==> flow/design.v <==
module testpc(
	clock,   
	reset,   
	pc,   
	instruction,   
	mem_data,   
	mem_addr,   
	mem_wdata,   
	mwrite_enable,
	mread_enable,
	regwrite_enable,   
	write_addr,   
	reg_write_data   
	);
	input clock, reset;
	input [15:0] instruction, mem_data;
	output [15:0] pc, mem_addr, mem_wdata;
	output [15:0] reg_write_data;
	output mwrite_enable, mread_enable, regwrite_enable;
	output [2:0] write_addr;
	reg [15:0] pc, read_data1, read_data2, ext_imm_data, alu_result;
	reg [15:0] reg_write_data;
	reg [15:0] jump_addr, branch_addr;
	reg [15:0] mwrite_addr, mread_addr;
	reg [6:0] imm_data;
	reg [2:0] read_addr1, read_addr2, write_addr;
	reg [1:0] result_sel;
	reg regwrite_enable, func_sel, imm_sel, mwrite_enable;
	reg mread_enable, memtoreg_sel, jump_enable, branch_enable;
	reg [15:0] reg_table[0:7];
	reg [15:0] c, temp;
	reg c1, c2, s1;
	wire [15:0] b1;
	wire [15:0] and_result, not_result;
	assign mem_addr = alu_result;
	assign mem_wdata = read_data2;
	always@(posedge clock or negedge reset)
	begin
		if(reset == 1'b0)
			pc <= 16'b0000000000000000;
		else if(branch_enable == 1'b1)
		begin
			if(alu_result == 0)
				pc <= pc + branch_addr;
			else
				pc <= pc + 16'b0000000000000001;
		end
		else if(jump_enable == 1'b1)
			pc <= 16'b0000000000000000 + jump_addr;
		else
			pc <= pc + 16'b0000000000000001;
	end
	always@(instruction)
	begin
		begin
			if(instruction[15:13] == 3'b001 && instruction[3:0] <= 4'b0010)   
			begin
				if(instruction[3:0] == 4'b0000)   
				begin
					read_addr1 = instruction[12:10]; 
					read_addr2 = instruction[9:7];  
					write_addr = instruction[6:4];  
					imm_data = 7'b0000000;
					mwrite_addr = 16'b0000000000000000;
					mread_addr = 16'b0000000000000000;
					jump_addr = 16'b0000000000000000;
					branch_addr = 16'b0000000000000000;
					regwrite_enable = 1'b1;
					func_sel = 1'b0;
					result_sel = 2'b00;
					imm_sel = 1'b0;
					mwrite_enable = 1'b0;
					mread_enable = 1'b0;
					memtoreg_sel = 1'b0;
					jump_enable = 1'b0;
					branch_enable = 1'b0;
				end
				else if(instruction[3:0] == 4'b0001)   
				begin
					read_addr1 = instruction[12:10];  
					read_addr2 = instruction[9:7];  
					write_addr = instruction[6:4];  
					imm_data = 7'b0000000;
					mwrite_addr = 16'b0000000000000000;
					mread_addr = 16'b0000000000000000;
					jump_addr = 16'b0000000000000000;
					branch_addr = 16'b0000000000000000;
					regwrite_enable = 1'b1;
					func_sel = 1'b0;
					result_sel = 2'b10;
					imm_sel = 1'b0;
					mwrite_enable = 1'b0;
					mread_enable = 1'b0;
					memtoreg_sel = 1'b0;
					jump_enable = 1'b0;
					branch_enable =	1'b0;		
				end
				else   
				begin
					read_addr1 = instruction[12:10];  
					read_addr2 = instruction[9:7];  
					write_addr = instruction[6:4];  
					imm_data = 7'b0000000;
					mwrite_addr = 16'b0000000000000000;
					mread_addr = 16'b0000000000000000;
					jump_addr = 16'b0000000000000000;
					branch_addr = 16'b0000000000000000;
					regwrite_enable = 1'b1;
					func_sel = 1'b0;
					result_sel = 2'b11;
					imm_sel = 1'b0;
					mwrite_enable = 1'b0;
					mread_enable = 1'b0;
					memtoreg_sel = 1'b0;
					jump_enable = 1'b0;
					branch_enable =	1'b0;		
				end
			end
			else if(instruction[15:13] == 3'b011)   
			begin
				read_addr1 = instruction[12:10];  
				read_addr2 = 3'b000; 
				write_addr = instruction[9:7];  
				imm_data = instruction[6:0];  
				mwrite_addr = 16'b0000000000000000;
				mread_addr = 16'b0000000000000000;
				jump_addr = 16'b0000000000000000;
				branch_addr = 16'b0000000000000000;
				regwrite_enable = 1'b1;
				func_sel = 1'b0;
				result_sel = 2'b00;
				imm_sel = 1'b1;
				mwrite_enable = 1'b0;
				mread_enable = 1'b0;
				memtoreg_sel = 1'b0;
				jump_enable = 1'b0;
				branch_enable =	1'b0;	
			end
			else if(instruction[15:13] == 3'b100)   
			begin
				read_addr1 = instruction[12:10]; 
				read_addr2 = 3'b000;  
				write_addr = instruction[9:7]; 
				imm_data = instruction[6:0];  
				mwrite_addr = 16'b0000000000000000;
				mread_addr = instruction[12:10];
				jump_addr = 16'b0000000000000000;
				branch_addr = 16'b0000000000000000;
				regwrite_enable = 1'b1;
				func_sel = 1'b0;
				result_sel = 2'b00;
				imm_sel = 1'b1;
				mwrite_enable = 1'b0;
				mread_enable = 1'b1;
				memtoreg_sel = 1'b1;
				jump_enable = 1'b0;
				branch_enable =	1'b0;	
			end
			else if(instruction[15:13] == 3'b101)   
			begin
				read_addr1 = instruction[12:10]; 
				read_addr2 = instruction[9:7];
				write_addr = 3'b000;
				imm_data = instruction[6:0]; 
				mwrite_addr = instruction[9:7]; 
				mread_addr = 16'b0000000000000000;
				jump_addr = 16'b0000000000000000;
				branch_addr = 16'b0000000000000000;
				regwrite_enable = 1'b0;
				func_sel = 1'b0;
				result_sel = 2'b00;
				imm_sel = 1'b1;
				mwrite_enable = 1'b1;
				mread_enable = 1'b0;
				memtoreg_sel = 1'b0;
				jump_enable = 1'b0;
				branch_enable =	1'b0;	
			end
			else if(instruction[15:13] == 3'b110)   
			begin
				read_addr1 = instruction[12:10]; 
				read_addr2 = instruction[9:7]; 
				write_addr = 3'b000;
				imm_data = instruction[6:0]; 
				mwrite_addr = 16'b0000000000000000;
				mread_addr = 16'b0000000000000000;
				jump_addr = 16'b0000000000000000;
				branch_addr = instruction[6:0];
				regwrite_enable = 1'b0;
				func_sel = 1'b1;
				result_sel = 2'b00;
				imm_sel = 1'b0;
				mwrite_enable = 1'b0;
				mread_enable = 1'b0;
				memtoreg_sel = 1'b0;
				jump_enable = 1'b0;
				branch_enable =	1'b1;	
			end
			else if(instruction[15:13] == 3'b111)   
			begin
				read_addr1 = 3'b000;
				read_addr2 = 3'b000; 
				write_addr = 3'b000;
				imm_data = 7'b0000000;
				mwrite_addr = 16'b0000000000000000;
				mread_addr = 16'b0000000000000000;
				jump_addr = instruction[12:0];   
				branch_addr = 16'b0000000000000000;
				regwrite_enable = 1'b0;
				func_sel = 1'b0;
				result_sel = 2'b00;
				imm_sel = 1'b0;
				mwrite_enable = 1'b0;
				mread_enable = 1'b0;
				memtoreg_sel = 1'b0;
				jump_enable = 1'b1;
				branch_enable = 1'b0;	
			end
			else   
			begin
				read_addr1 = 3'b000;
				read_addr2 = 3'b000;
				write_addr = 3'b000;
				imm_data = 7'b0000000;
				mwrite_addr = 16'b0000000000000000;
				mread_addr = 16'b0000000000000000;
				jump_addr = 16'b0000000000000000;
				branch_addr = 16'b0000000000000000;
				regwrite_enable = 1'b0;
				func_sel = 1'b0;
				result_sel = 2'b00;
				imm_sel = 1'b0;
				mwrite_enable = 1'b0;
				mread_enable = 1'b0;
				memtoreg_sel = 1'b0;
				jump_enable = 1'b0;
				branch_enable =	1'b0;	
			end
		end
	end
	always@(alu_result, mem_data, memtoreg_sel)
	begin
		if(memtoreg_sel == 1'b1)
			reg_write_data = mem_data;
		else
			reg_write_data = alu_result;
	end
	always@(posedge clock or negedge reset)
	begin
		if(reset == 1'b0)   
		begin
			reg_table[0] <= 16'b0000000000000000;
			reg_table[1] <= 16'b0000000000000000;
			reg_table[2] <= 16'b0000000000000000;
			reg_table[3] <= 16'b0000000000000000;
			reg_table[4] <= 16'b0000000000000000;
			reg_table[5] <= 16'b0000000000000000;
			reg_table[6] <= 16'b0000000000000000;
			reg_table[7] <= 16'b0000000000000000;
		end
		else if(regwrite_enable == 1'b1)
			reg_table[write_addr] <= reg_write_data;
	end
	always@(*)
	begin
		read_data1 = reg_table[read_addr1];
		read_data2 = reg_table[read_addr2];
	end
	reg [15:0] mux_data;
	reg [15:0] adder_result;	
	always@(imm_data)
	begin
		if(imm_data[6] == 1'b1)
			ext_imm_data = 16'b1111111110000000 + imm_data;
		else
			ext_imm_data = 16'b0000000000000000 + imm_data;
	end
	always@(read_data2, ext_imm_data, imm_sel)
	begin
		if(imm_sel == 1'b0)
			mux_data = read_data2;
		else
			mux_data = ext_imm_data;
	end
	always@(mux_data, b1, func_sel)
	case(func_sel)
		1'b0 : temp = mux_data;
		1'b1 : temp = ~mux_data + 1;
	endcase
	assign b1 = temp;
	always@(*)
	begin
	adder_result[0] = read_data1[0] ^ b1[0];
	c[0] = read_data1[0] & b1[0];	
	s1 = b1[1] ^ c[0];
	c1 = b1[1] & c[0];
	adder_result[1] = read_data1[1] ^ s1;
	c2 = read_data1[1] & s1;
	c[1] = c1 | c2;
	s1 = b1[2] ^ c[1];
	c1 = b1[2] & c[1];
	adder_result[2] = read_data1[2] ^ s1;
	c2 = read_data1[2] & s1;
	c[2] = c1 | c2;	
	s1 = b1[3] ^ c[2];
	c1 = b1[3] & c[2];
	adder_result[3] = read_data1[3] ^ s1;
	c2 = read_data1[3] & s1;
	c[3] = c1 | c2;
	s1 = b1[4] ^ c[3];
	c1 = b1[4] & c[3];
	adder_result[4] = read_data1[4] ^ s1;
	c2 = read_data1[4] & s1;
	c[4] = c1 | c2;
	s1 = b1[5] ^ c[4];
	c1 = b1[5] & c[4];
	adder_result[5] = read_data1[5] ^ s1;
	c2 = read_data1[5] & s1;
	c[5] = c1 | c2;
	s1 = b1[6] ^ c[5];
	c1 = b1[6] & c[5];
	adder_result[6] = read_data1[6] ^ s1;
	c2 = read_data1[6] & s1;
	c[6] = c1 | c2;
	s1 = b1[7] ^ c[6];
	c1 = b1[7] & c[6];
	adder_result[7] = read_data1[7] ^ s1;
	c2 = read_data1[7] & s1;
	c[7] = c1 | c2;
	s1 = b1[8] ^ c[7];
	c1 = b1[8] & c[7];
	adder_result[8] = read_data1[8] ^ s1;
	c2 = read_data1[8] & s1;
	c[8] = c1 | c2;
	s1 = b1[9] ^ c[8];
	c1 = b1[9] & c[8];
	adder_result[9] = read_data1[9] ^ s1;
	c2 = read_data1[9] & s1;
	c[9] = c1 | c2;
	s1 = b1[10] ^ c[9];
	c1 = b1[10] & c[9];
	adder_result[10] = read_data1[10] ^ s1;
	c2 = read_data1[10] & s1;
	c[10] = c1 | c2;
	s1 = b1[11] ^ c[10];
	c1 = b1[11] & c[10];
	adder_result[11] = read_data1[11] ^ s1;
	c2 = read_data1[11] & s1;
	c[11] = c1 | c2;
	s1 = b1[12] ^ c[11];
	c1 = b1[12] & c[11];
	adder_result[12] = read_data1[12] ^ s1;
	c2 = read_data1[12] & s1;
	c[12] = c1 | c2;
	s1 = b1[13] ^ c[12];
	c1 = b1[13] & c[12];
	adder_result[13] = read_data1[13] ^ s1;
	c2 = read_data1[13] & s1;
	c[13] = c1 | c2;
	s1 = b1[14] ^ c[13];
	c1 = b1[14] & c[13];
	adder_result[14] = read_data1[14] ^ s1;
	c2 = read_data1[14] & s1;
	c[14] = c1 | c2;
	s1 = b1[15] ^ c[14];
	c1 = b1[15] & c[14];
	adder_result[15] = read_data1[15] ^ s1;
	c2 = read_data1[15] & s1;
	c[15] = c1 | c2;
	end
	assign and_result = read_data1 & mux_data;
	assign not_result = ~read_data1 + mux_data;
	always@(adder_result, and_result, not_result, result_sel)
	case(result_sel)
		2'b00 : alu_result = adder_result;
		2'b01 : 
		begin
			if(adder_result >= 0)
				alu_result = 8'b00000000;
			else
				alu_result = 8'b00000001;
		end
		2'b10 : alu_result = and_result;
		2'b11 : alu_result = not_result;
	endcase
endmodule
--- tool output ---
Reports on testpc
Tool output for the design above before and after an edit, in the order of the flow.
"orig" refers to lines of the RTL above, "edited" to lines of the edited file.
"delta" is "edited" less "orig", of the values as shown; "rel_change_pct" is that difference over "orig", in percent.
Operators carry their Yosys type and port widths (W data, S select, Z words).
Library cell names are shortened.
{"block": "design", "top": "testpc", "clk_port": "clock", "lib": "sky130hd", "lib_corner": "tt_025C_1v80"}

Edit of the RTL
The edit as a unified diff against the file above.
The edit is scripted: it alters the design's behaviour and was not made to optimise anything.
begin of diff
@@ -272,5 +272,5 @@
 	begin
 		if(imm_data[6] == 1'b1)
-			ext_imm_data = 16'b1111111110000000 + imm_data;
+			ext_imm_data = 16'b1111111110000000 - imm_data;
 		else
 			ext_imm_data = 16'b0000000000000000 + imm_data;
end of diff

After elaboration
Counts by Yosys on the flattened word-level netlist (proc, flatten, opt, wreduce). Print and check cells are left out.
{"block": "word_totals", "item": "wordCells", "orig": 206, "edited": 206, "delta": 0, "rel_change_pct": 0.00}
{"block": "word_totals", "item": "register_bits", "orig": 144, "edited": 144, "delta": 0, "rel_change_pct": 0.00}
{"block": "word_totals", "item": "input_bits", "orig": 34, "edited": 34, "delta": 0, "rel_change_pct": 0.00}
{"block": "classes", "item": "n_logic", "orig": 78, "edited": 78, "delta": 0, "rel_change_pct": 0.00}
{"block": "classes", "item": "compare", "orig": 2, "edited": 2, "delta": 0, "rel_change_pct": 0.00}
{"block": "classes", "item": "n_reduce_logical", "orig": 15, "edited": 15, "delta": 0, "rel_change_pct": 0.00}
{"block": "classes", "item": "eq_ne", "orig": 31, "edited": 31, "delta": 0, "rel_change_pct": 0.00}
{"block": "classes", "item": "n_addsub", "orig": 5, "edited": 5, "delta": 0, "rel_change_pct": 0.00}
{"block": "classes", "item": "muxes", "orig": 66, "edited": 66, "delta": 0, "rel_change_pct": 0.00}
{"block": "ops", "cell": "$add A16 B7 Y16 const A", "orig": 1, "edited": 0, "delta": -1, "rel_change_pct": -100.00}
{"block": "ops", "cell": "$sub A16 B7 Y16 const A", "orig": 0, "edited": 1, "delta": 1}
{"block": "ops", "cell": "$xor A1 B1 Y1", "orig": 31, "edited": 31, "delta": 0, "rel_change_pct": 0.00}
{"block": "ops", "cell": "$and A1 B1 Y1", "orig": 29, "edited": 29, "delta": 0, "rel_change_pct": 0.00}
{"block": "ops", "cell": "$mux W1", "orig": 25, "edited": 25, "delta": 0, "rel_change_pct": 0.00}
{"block": "ops", "cell": "$eq A3 B3 Y1 const B", "orig": 16, "edited": 16, "delta": 0, "rel_change_pct": 0.00}
{"block": "ops", "cell": "$or A1 B1 Y1", "orig": 14, "edited": 14, "delta": 0, "rel_change_pct": 0.00}
{"block": "ops", "cell": "$mux W3", "orig": 13, "edited": 13, "delta": 0, "rel_change_pct": 0.00}
{"block": "ops", "cell": "$mux W7", "orig": 10, "edited": 10, "delta": 0, "rel_change_pct": 0.00}
{"block": "ops", "cell": "$reduce_and A2 Y1", "orig": 8, "edited": 8, "delta": 0, "rel_change_pct": 0.00}
{"block": "ops", "cell": "$eq A3 B2 Y1 const B", "orig": 7, "edited": 7, "delta": 0, "rel_change_pct": 0.00}
{"block": "ops", "cell": "$mux W13", "orig": 6, "edited": 6, "delta": 0, "rel_change_pct": 0.00}
{"block": "ops", "cell": "$mux W16", "orig": 6, "edited": 6, "delta": 0, "rel_change_pct": 0.00}
{"block": "ops", "cell": "$eq A3 B1 Y1 const B", "orig": 4, "edited": 4, "delta": 0, "rel_change_pct": 0.00}
{"block": "ops", "cell": "$logic_not A3 Y1", "orig": 3, "edited": 3, "delta": 0, "rel_change_pct": 0.00}
{"block": "ops", "cell": "$add A16 B1 Y16 const B", "orig": 2, "edited": 2, "delta": 0, "rel_change_pct": 0.00}
{"block": "ops", "cell": "$add A16 B16 Y16", "orig": 2, "edited": 2, "delta": 0, "rel_change_pct": 0.00}
{"block": "ops", "cell": "$eq A2 B2 Y1 const B", "orig": 2, "edited": 2, "delta": 0, "rel_change_pct": 0.00}
{"block": "ops", "cell": "$mux W2", "orig": 2, "edited": 2, "delta": 0, "rel_change_pct": 0.00}
{"block": "ops", "cell": "$not A16 Y16", "orig": 2, "edited": 2, "delta": 0, "rel_change_pct": 0.00}
{"block": "ops", "cell": "$pmux W16 S8", "orig": 2, "edited": 2, "delta": 0, "rel_change_pct": 0.00}
{"block": "ops", "cell": "$and A16 B16 Y16", "orig": 1, "edited": 1, "delta": 0, "rel_change_pct": 0.00}
{"block": "ops", "cell": "$eq A2 B1 Y1 const B", "orig": 1, "edited": 1, "delta": 0, "rel_change_pct": 0.00}
{"block": "ops", "cell": "$eq A4 B1 Y1 const B", "orig": 1, "edited": 1, "delta": 0, "rel_change_pct": 0.00}
{"block": "ops", "cell": "$ge A16 B1 Y1 const B", "orig": 1, "edited": 1, "delta": 0, "rel_change_pct": 0.00}
{"block": "ops", "cell": "$le A4 B2 Y1 const B", "orig": 1, "edited": 1, "delta": 0, "rel_change_pct": 0.00}
{"block": "ops", "cell": "$logic_and A1 B1 Y1", "orig": 1, "edited": 1, "delta": 0, "rel_change_pct": 0.00}
{"block": "ops", "cell": "$logic_not A16 Y1", "orig": 1, "edited": 1, "delta": 0, "rel_change_pct": 0.00}
The list need not be complete.

Depth
Depth = most cells in a row (Yosys ltp): at word level without a register or memory, in the mapped netlist without a sequential cell, where the memories' decode and read muxes count.
{"block": "logic_depth", "item": "word_depth", "orig": 63, "edited": 63, "delta": 0, "rel_change_pct": 0.00}
{"block": "logic_depth", "item": "abc_area", "orig": "0", "edited": "0"}
{"block": "logic_depth", "item": "mapped_depth", "orig": 36, "edited": 40, "delta": 4, "rel_change_pct": 11.11}
{"block": "logic_depth", "item": "mapped_depth_nobuf", "orig": 32, "edited": 37, "delta": 5, "rel_change_pct": 15.62}

Mapped cells and area
Source: synth_stat.txt of the flow (Yosys; design flattened, memories mapped). It holds for the ABC_AREA given above (unset counts as 0); a run with the other value may have another netlist.
{"block": "mapped", "item": "area_um2", "orig": 10948.0, "edited": 11447.2, "delta": 499.2, "rel_change_pct": 4.56}
{"block": "mapped", "item": "buffers", "orig": 79, "edited": 89, "delta": 10, "rel_change_pct": 12.66}
{"block": "mapped", "item": "cells", "orig": 1287, "edited": 1356, "delta": 69, "rel_change_pct": 5.36}
{"block": "mapped", "item": "ffs", "orig": 144, "edited": 144, "delta": 0, "rel_change_pct": 0.00}
{"block": "by_type", "type": "mux2_2", "orig": 59, "edited": 10, "delta": -49, "rel_change_pct": -83.05}
{"block": "by_type", "type": "nor2_1", "orig": 119, "edited": 94, "delta": -25, "rel_change_pct": -21.01}
{"block": "by_type", "type": "a21oi_1", "orig": 93, "edited": 71, "delta": -22, "rel_change_pct": -23.66}
{"block": "by_type", "type": "a22oi_1", "orig": 34, "edited": 14, "delta": -20, "rel_change_pct": -58.82}
{"block": "by_type", "type": "nand2_1", "orig": 143, "edited": 161, "delta": 18, "rel_change_pct": 12.59}
{"block": "by_type", "type": "o21ai_0", "orig": 108, "edited": 123, "delta": 15, "rel_change_pct": 13.89}
{"block": "by_type", "type": "mux2i_1", "orig": 35, "edited": 50, "delta": 15, "rel_change_pct": 42.86}
{"block": "by_type", "type": "a22o_1", "orig": 16, "edited": 31, "delta": 15, "rel_change_pct": 93.75}
{"block": "by_type", "type": "a2bb2oi_1", "orig": 0, "edited": 14, "delta": 14}
{"block": "by_type", "type": "nand4_1", "orig": 6, "edited": 16, "delta": 10, "rel_change_pct": 166.67}
{"block": "by_type", "type": "a221o_1", "orig": 3, "edited": 13, "delta": 10, "rel_change_pct": 333.33}
{"block": "by_type", "type": "a221oi_1", "orig": 16, "edited": 7, "delta": -9, "rel_change_pct": -56.25}
{"block": "by_type", "type": "a211oi_1", "orig": 6, "edited": 15, "delta": 9, "rel_change_pct": 150.00}
{"block": "by_type", "type": "nor4_1", "orig": 2, "edited": 11, "delta": 9, "rel_change_pct": 450.00}
{"block": "by_type", "type": "and3_1", "orig": 7, "edited": 15, "delta": 8, "rel_change_pct": 114.29}
{"block": "by_type", "type": "o21ai_1", "orig": 0, "edited": 8, "delta": 8}
{"block": "by_type", "type": "inv_1", "orig": 68, "edited": 75, "delta": 7, "rel_change_pct": 10.29}
{"block": "by_type", "type": "clkbuf_1", "orig": 64, "edited": 57, "delta": -7, "rel_change_pct": -10.94}
The list need not be complete.

Worst setup path after synthesis
OpenSTA on the mapped netlist: ideal clock, no wires. The path of least setup slack (recovery checks aside). Input and output delay are each 20% of the period. Register names are those of the netlist, which keeps one name where synthesis merged equal registers.
{"block": "synth_timing", "item": "path_kind", "orig": "input-to-output", "edited": "input-to-output"}
{"block": "synth_timing", "item": "start", "orig": "input port instruction[9]", "edited": "input port instruction[13]"}
{"block": "synth_timing", "item": "end", "orig": "output port reg_write_data[15]", "edited": "output port reg_write_data[15]"}
{"block": "synth_timing", "item": "arrival_ns", "orig": 12.106, "edited": 13.081, "delta": 0.975, "rel_change_pct": 8.05}
{"block": "synth_timing", "item": "tclk_ns", "orig": 16.0, "edited": 16.0, "delta": 0.0, "rel_change_pct": 0.00}
{"block": "synth_timing", "item": "driving_pins", "orig": 33, "edited": 35, "delta": 2, "rel_change_pct": 6.06}
{"block": "synth_timing", "item": "slack_ns", "orig": 0.694, "edited": -0.281, "delta": -0.975}
{"block": "synth_timing", "item": "delay_ns", "orig": 8.906, "edited": 9.881, "delta": 0.975, "rel_change_pct": 10.95}
{"block": "synth_timing", "item": "t_required_ns", "orig": 12.800, "edited": 12.800, "delta": 0.000, "rel_change_pct": 0.00}
{"block": "synth_timing", "item": "input_delay_ns", "orig": 3.200, "edited": 3.200, "delta": 0.000, "rel_change_pct": 0.00}
{"block": "synth_timing", "item": "n_path_buf", "orig": 3, "edited": 3, "delta": 0, "rel_change_pct": 0.00}
{"block": "synth_timing", "item": "out_delay_ns", "orig": 3.200, "edited": 3.200, "delta": 0.000, "rel_change_pct": 0.00}
{"block": "synth_timing", "item": "synth_period_reached_ns", "orig": 15.306, "edited": 16.281, "delta": 0.975, "rel_change_pct": 6.37}
"delay_ns" = arrival - input delay + setup time.
At an output port there is no setup time.
"driving_pins": output pins that drive a net of the path, with the launching flip-flop's if there is one; two outputs of one cell count as two.
"synth_period_reached_ns" is the clock period less the worst setup slack; recovery checks do not enter. This is arithmetic on one report: input and output delays are still those of the set period (20% each).
Between the ends stands the longest chain of elaborated cells between them, by number of cells; it is not shown to be the way that was timed. Of several equally long chains one is given.
Each line given opens the expression or statement behind the cell; cells for indexed reads and writes are added by Yosys, which also makes memories of some case tables.
{"block": "synth_via_orig", "cell_sequence": "clkbuf_1 > buf_1 > clkbuf_1 > a21oi_1 > a211o_1 > a31oi_1 > nand2_1 > nand2_1 > inv_1 > ha_1 > mux2i_1 > fa_1 > fa_1 > fa_1 > inv_1 > fa_1 > fa_1 > fa_1 > fa_1 > fa_1 > fa_1 > fa_1 > fa_1 > fa_1 > fa_1 > fa_1 > xor2_1 > xor2_1 > nor2_1 > mux2i_1 > and2_1 > mux2i_1 > inv_1"}
{"block": "synth_lines_orig", "item": "from (decl)", "line": 16, "rtl": "input [15:0] instruction, mem_data;"}
{"block": "synth_lines_orig", "item": "to (decl)", "line": 18, "rtl": "output [15:0] reg_write_data;"}
orig: No chain of elaborated cells between the ends is given.
Nets of the timed path that keep an RTL name, with a line that drives or declares them; the list need not be complete.
{"block": "synth_named_nets_orig", "net": "mem_wdata[1]", "line": 267, "rtl": "read_data2 = reg_table[read_addr2];"}
{"block": "synth_named_nets_orig", "net": "mem_addr[15]", "line": 374, "rtl": "case(result_sel)"}
{"block": "synth_via_edited", "cell_sequence": "buf_4 > nor3b_4 > a211oi_2 > nor2_1 > and3_1 > clkbuf_1 > a22o_1 > a221o_1 > a2111o_1 > ha_1 > fa_1 > inv_1 > fa_1 > fa_1 > inv_1 > fa_1 > fa_1 > fa_1 > fa_1 > fa_1 > fa_1 > fa_1 > fa_1 > fa_1 > fa_1 > fa_1 > or4_1 > nand3_1 > xor2_1 > and2_1 > o31ai_1 > and3_1 > buf_6 > mux2i_1 > inv_1", "elab_chain_cells": 59}
{"block": "synth_lines_edited", "item": "from (decl)", "line": 16, "rtl": "input [15:0] instruction, mem_data;"}
{"block": "synth_lines_edited", "item": "$eq A3 B3 Y1", "line": 179, "rtl": "else if(instruction[15:13] == 3'b110)"}
{"block": "synth_lines_edited", "item": "$mux W7", "line": 179}
{"block": "synth_lines_edited", "item": "$mux W7", "line": 159, "rtl": "else if(instruction[15:13] == 3'b101)"}
{"block": "synth_lines_edited", "item": "$mux W7", "line": 139, "rtl": "else if(instruction[15:13] == 3'b100)"}
{"block": "synth_lines_edited", "item": "$mux W7", "line": 119, "rtl": "else if(instruction[15:13] == 3'b011)"}
{"block": "synth_lines_edited", "item": "$mux W7", "line": 56, "rtl": "if(instruction[15:13] == 3'b001 && instruction[3:0] <= 4'b0010)"}
{"block": "synth_lines_edited", "item": "$sub A16 B7 Y16", "line": 274, "rtl": "ext_imm_data = 16'b1111111110000000 - imm_data;"}
{"block": "synth_lines_edited", "item": "(+45 left out)"}
{"block": "synth_lines_edited", "item": "$xor A1 B1 Y1", "line": 360, "rtl": "s1 = b1[14] ^ c[13];"}
{"block": "synth_lines_edited", "item": "$and A1 B1 Y1", "line": 363, "rtl": "c2 = read_data1[14] & s1;"}
{"block": "synth_lines_edited", "item": "$or A1 B1 Y1", "line": 364, "rtl": "c[14] = c1 | c2;"}
{"block": "synth_lines_edited", "item": "$xor A1 B1 Y1", "line": 365, "rtl": "s1 = b1[15] ^ c[14];"}
{"block": "synth_lines_edited", "item": "$xor A1 B1 Y1", "line": 367, "rtl": "adder_result[15] = read_data1[15] ^ s1;"}
{"block": "synth_lines_edited", "item": "$pmux W16 S4", "line": 374, "rtl": "case(result_sel)"}
{"block": "synth_lines_edited", "item": "$mux W16", "line": 243, "rtl": "if(memtoreg_sel == 1'b1)"}
{"block": "synth_lines_edited", "item": "to (decl)", "line": 18, "rtl": "output [15:0] reg_write_data;"}
{"block": "synth_named_nets_edited", "net": "mem_addr[15]", "line": 374}

Timing after layout
From the final timing report of the runs of pair A: the path of least setup slack in the routed layout; clock arrival at registers is part of the times.
{"block": "layout_timing", "item": "path_kind", "orig": "input-to-output", "edited": "input-to-output"}
{"block": "layout_timing", "item": "start", "orig": "input port instruction[14]", "edited": "input port instruction[15]"}
{"block": "layout_timing", "item": "end", "orig": "output port mem_addr[15]", "edited": "output port reg_write_data[15]"}
{"block": "layout_timing", "item": "driving_pins", "orig": 31, "edited": 34, "delta": 3, "rel_change_pct": 9.68}
{"block": "layout_timing", "item": "slack_ns", "orig": 0.35, "edited": 0.35, "delta": 0.00}
{"block": "layout_timing", "item": "n_path_buf", "orig": 4, "edited": 2, "delta": -2, "rel_change_pct": -50.00}
{"block": "layout_timing", "item": "out_delay_ns", "orig": 3.16, "edited": 3.16, "delta": 0.00, "rel_change_pct": 0.00}
{"block": "layout_timing", "item": "t_required_ns", "orig": 12.64, "edited": 12.64, "delta": 0.00, "rel_change_pct": 0.00}
{"block": "layout_timing", "item": "input_delay_ns", "orig": 3.16, "edited": 3.16, "delta": 0.00, "rel_change_pct": 0.00}
{"block": "layout_timing", "item": "tclk_ns", "orig": 15.8, "edited": 15.8, "delta": 0.0, "rel_change_pct": 0.00}
{"block": "layout_timing", "item": "arrival_ns", "orig": 12.29, "edited": 12.29, "delta": 0.00, "rel_change_pct": 0.00}
Between the ends stands the longest chain of elaborated cells between them, by number of cells; it is not shown to be the way that was timed. Of several equally long chains one is given.
{"block": "layout_via_orig", "cell_sequence": "clkdlybuf4s50_1 > or4b_4 > buf_4 > o2bb2ai_4 > o21ai_0 > o32a_1 > mux2i_2 > ha_1 > mux2i_2 > fa_2 > fa_1 > fa_1 > inv_1 > fa_1 > fa_1 > fa_1 > fa_2 > fa_1 > fa_2 > fa_2 > fa_2 > fa_2 > fa_2 > fa_1 > xor2_1 > xor2_1 > nor2_1 > mux2i_1 > and2_4 > buf_4 > clkdlybuf4s50_1", "elab_chain_cells": 58}
{"block": "layout_lines_orig", "item": "from (decl)", "line": 16, "rtl": "input [15:0] instruction, mem_data;"}
{"block": "layout_lines_orig", "item": "$eq A3 B3 Y1", "line": 179, "rtl": "else if(instruction[15:13] == 3'b110)"}
{"block": "layout_lines_orig", "item": "$mux W7", "line": 179}
{"block": "layout_lines_orig", "item": "$mux W7", "line": 159, "rtl": "else if(instruction[15:13] == 3'b101)"}
{"block": "layout_lines_orig", "item": "$mux W7", "line": 139, "rtl": "else if(instruction[15:13] == 3'b100)"}
{"block": "layout_lines_orig", "item": "$mux W7", "line": 119, "rtl": "else if(instruction[15:13] == 3'b011)"}
{"block": "layout_lines_orig", "item": "$mux W7", "line": 56, "rtl": "if(instruction[15:13] == 3'b001 && instruction[3:0] <= 4'b0010)"}
{"block": "layout_lines_orig", "item": "$add A16 B7 Y16", "line": 274, "rtl": "ext_imm_data = 16'b1111111110000000 + imm_data;"}
{"block": "layout_lines_orig", "item": "(+44 left out)"}
{"block": "layout_lines_orig", "item": "$or A1 B1 Y1", "line": 359, "rtl": "c[13] = c1 | c2;"}
{"block": "layout_lines_orig", "item": "$xor A1 B1 Y1", "line": 360, "rtl": "s1 = b1[14] ^ c[13];"}
{"block": "layout_lines_orig", "item": "$and A1 B1 Y1", "line": 363, "rtl": "c2 = read_data1[14] & s1;"}
{"block": "layout_lines_orig", "item": "$or A1 B1 Y1", "line": 364, "rtl": "c[14] = c1 | c2;"}
{"block": "layout_lines_orig", "item": "$xor A1 B1 Y1", "line": 365, "rtl": "s1 = b1[15] ^ c[14];"}
{"block": "layout_lines_orig", "item": "$xor A1 B1 Y1", "line": 367, "rtl": "adder_result[15] = read_data1[15] ^ s1;"}
{"block": "layout_lines_orig", "item": "$pmux W16 S4", "line": 374, "rtl": "case(result_sel)"}
{"block": "layout_lines_orig", "item": "to (decl)", "line": 17, "rtl": "output [15:0] pc, mem_addr, mem_wdata;"}
{"block": "layout_via_edited", "cell_sequence": "dlymetal6s2s_1 > a21boi_2 > a211oi_4 > nor2_1 > and3_1 > a22o_1 > a221o_1 > a2111o_1 > ha_4 > fa_1 > inv_2 > fa_2 > fa_1 > inv_1 > fa_2 > fa_2 > fa_2 > fa_2 > fa_2 > fa_2 > fa_2 > fa_2 > fa_2 > fa_2 > fa_2 > or4_1 > nand3_2 > xor2_2 > nor3_1 > a211oi_2 > and3_4 > mux2i_4 > inv_2 > clkdlybuf4s15_1", "elab_chain_cells": 59}
{"block": "layout_lines_edited", "item": "from (decl)", "line": 16, "rtl": "input [15:0] instruction, mem_data;"}
{"block": "layout_lines_edited", "item": "$eq A3 B3 Y1", "line": 179, "rtl": "else if(instruction[15:13] == 3'b110)"}
{"block": "layout_lines_edited", "item": "$mux W7", "line": 179}
{"block": "layout_lines_edited", "item": "$mux W7", "line": 159, "rtl": "else if(instruction[15:13] == 3'b101)"}
{"block": "layout_lines_edited", "item": "$mux W7", "line": 139, "rtl": "else if(instruction[15:13] == 3'b100)"}
{"block": "layout_lines_edited", "item": "$mux W7", "line": 119, "rtl": "else if(instruction[15:13] == 3'b011)"}
{"block": "layout_lines_edited", "item": "$mux W7", "line": 56, "rtl": "if(instruction[15:13] == 3'b001 && instruction[3:0] <= 4'b0010)"}
{"block": "layout_lines_edited", "item": "$sub A16 B7 Y16", "line": 274, "rtl": "ext_imm_data = 16'b1111111110000000 - imm_data;"}
{"block": "layout_lines_edited", "item": "(+45 left out)"}
{"block": "layout_lines_edited", "item": "$xor A1 B1 Y1", "line": 360, "rtl": "s1 = b1[14] ^ c[13];"}
{"block": "layout_lines_edited", "item": "$and A1 B1 Y1", "line": 363, "rtl": "c2 = read_data1[14] & s1;"}
{"block": "layout_lines_edited", "item": "$or A1 B1 Y1", "line": 364, "rtl": "c[14] = c1 | c2;"}
{"block": "layout_lines_edited", "item": "$xor A1 B1 Y1", "line": 365, "rtl": "s1 = b1[15] ^ c[14];"}
{"block": "layout_lines_edited", "item": "$xor A1 B1 Y1", "line": 367, "rtl": "adder_result[15] = read_data1[15] ^ s1;"}
{"block": "layout_lines_edited", "item": "$pmux W16 S4", "line": 374, "rtl": "case(result_sel)"}
{"block": "layout_lines_edited", "item": "$mux W16", "line": 243, "rtl": "if(memtoreg_sel == 1'b1)"}
{"block": "layout_lines_edited", "item": "to (decl)", "line": 18, "rtl": "output [15:0] reg_write_data;"}

Measured runs
Runs of the flow (Yosys, OpenROAD) on both versions; the two runs of a pair have the same settings. The constraints put input and output delay at 20% of the set period each and load the outputs with 0.01 pF.
{"block": "settings_pair_A", "CORE_UTILIZATION": 40, "period_ns": 15.8, "CAP_MARGIN": 20, "CORE_MARGIN": 2, "SLEW_MARGIN": 20}
{"block": "results_pair_A", "item": "power.total_w", "orig": 0.00268, "edited": 0.002818, "delta": 0.000138, "rel_change_pct": 5.15}
{"block": "results_pair_A", "item": "finalUtil_frac", "orig": 0.495, "edited": 0.515, "delta": 0.020}
{"block": "results_pair_A", "item": "achievedPeriod_ns", "orig": 15.450, "edited": 15.454, "delta": 0.004, "rel_change_pct": 0.03}
{"block": "results_pair_A", "item": "layout_stdcell_area_um2", "orig": 13354.1, "edited": 14413.8, "delta": 1059.7, "rel_change_pct": 7.94}
{"block": "results_pair_A", "item": "die_footprint_um2", "orig": 28709.9, "edited": 29987.8, "delta": 1277.9, "rel_change_pct": 4.45}
{"block": "results_pair_A", "item": "synthesis_area_um2", "orig": 10948.0, "edited": 11447.2, "delta": 499.2, "rel_change_pct": 4.56}
{"block": "results_pair_A", "item": "timing.setup.ws_ns", "orig": 0.350, "edited": 0.346, "delta": -0.004}
{"block": "results_pair_A", "item": "fin_tns_ns", "orig": 0.000, "edited": 0.000, "delta": 0.000}
{"block": "results_pair_A", "item": "fin_hold_ws_ns", "orig": 0.510, "edited": 0.484, "delta": -0.026}
{"block": "settings_pair_B", "CAP_MARGIN": 35, "CELL_PAD_IN_SITES_GLOBAL_PLACEMENT": 0, "CORE_MARGIN": 5, "CORE_UTILIZATION": 16, "CTS_CLUSTER_DIAMETER": 288, "HOLD_SLACK_MARGIN": 0.02, "MIN_ROUTING_LAYER": "met1", "PLACE_DENSITY": 0.38, "SLEW_MARGIN": 25, "period_ns": 8.74}
{"block": "results_pair_B", "item": "power.total_w", "orig": 0.006138, "edited": 0.006369, "delta": 0.000231, "rel_change_pct": 3.76}
{"block": "results_pair_B", "item": "finalUtil_frac", "orig": 0.24, "edited": 0.245, "delta": 0.005}
{"block": "results_pair_B", "item": "achievedPeriod_ns", "orig": 11.339, "edited": 12.194, "delta": 0.855, "rel_change_pct": 7.54}
{"block": "results_pair_B", "item": "layout_stdcell_area_um2", "orig": 16407.0, "edited": 17480.5, "delta": 1073.5, "rel_change_pct": 6.54}
{"block": "results_pair_B", "item": "die_footprint_um2", "orig": 73755.7, "edited": 76995.2, "delta": 3239.5, "rel_change_pct": 4.39}
{"block": "results_pair_B", "item": "synthesis_area_um2", "orig": 10948.0, "edited": 11447.2, "delta": 499.2, "rel_change_pct": 4.56}
{"block": "results_pair_B", "item": "timing.setup.ws_ns", "orig": -2.599, "edited": -3.454, "delta": -0.855}
{"block": "results_pair_B", "item": "fin_tns_ns", "orig": -47.458, "edited": -86.730, "delta": -39.272}
{"block": "results_pair_B", "item": "fin_hold_ws_ns", "orig": 0.502, "edited": 0.485, "delta": -0.017}
"achievedPeriod_ns" is the run's clock period less its worst setup slack. It is reckoned from that one timing run; input and output delays stay at 20% of the period that was set.
"power.total_w": no workload was simulated; the value follows from the tool's default switching activity.
--- end ---
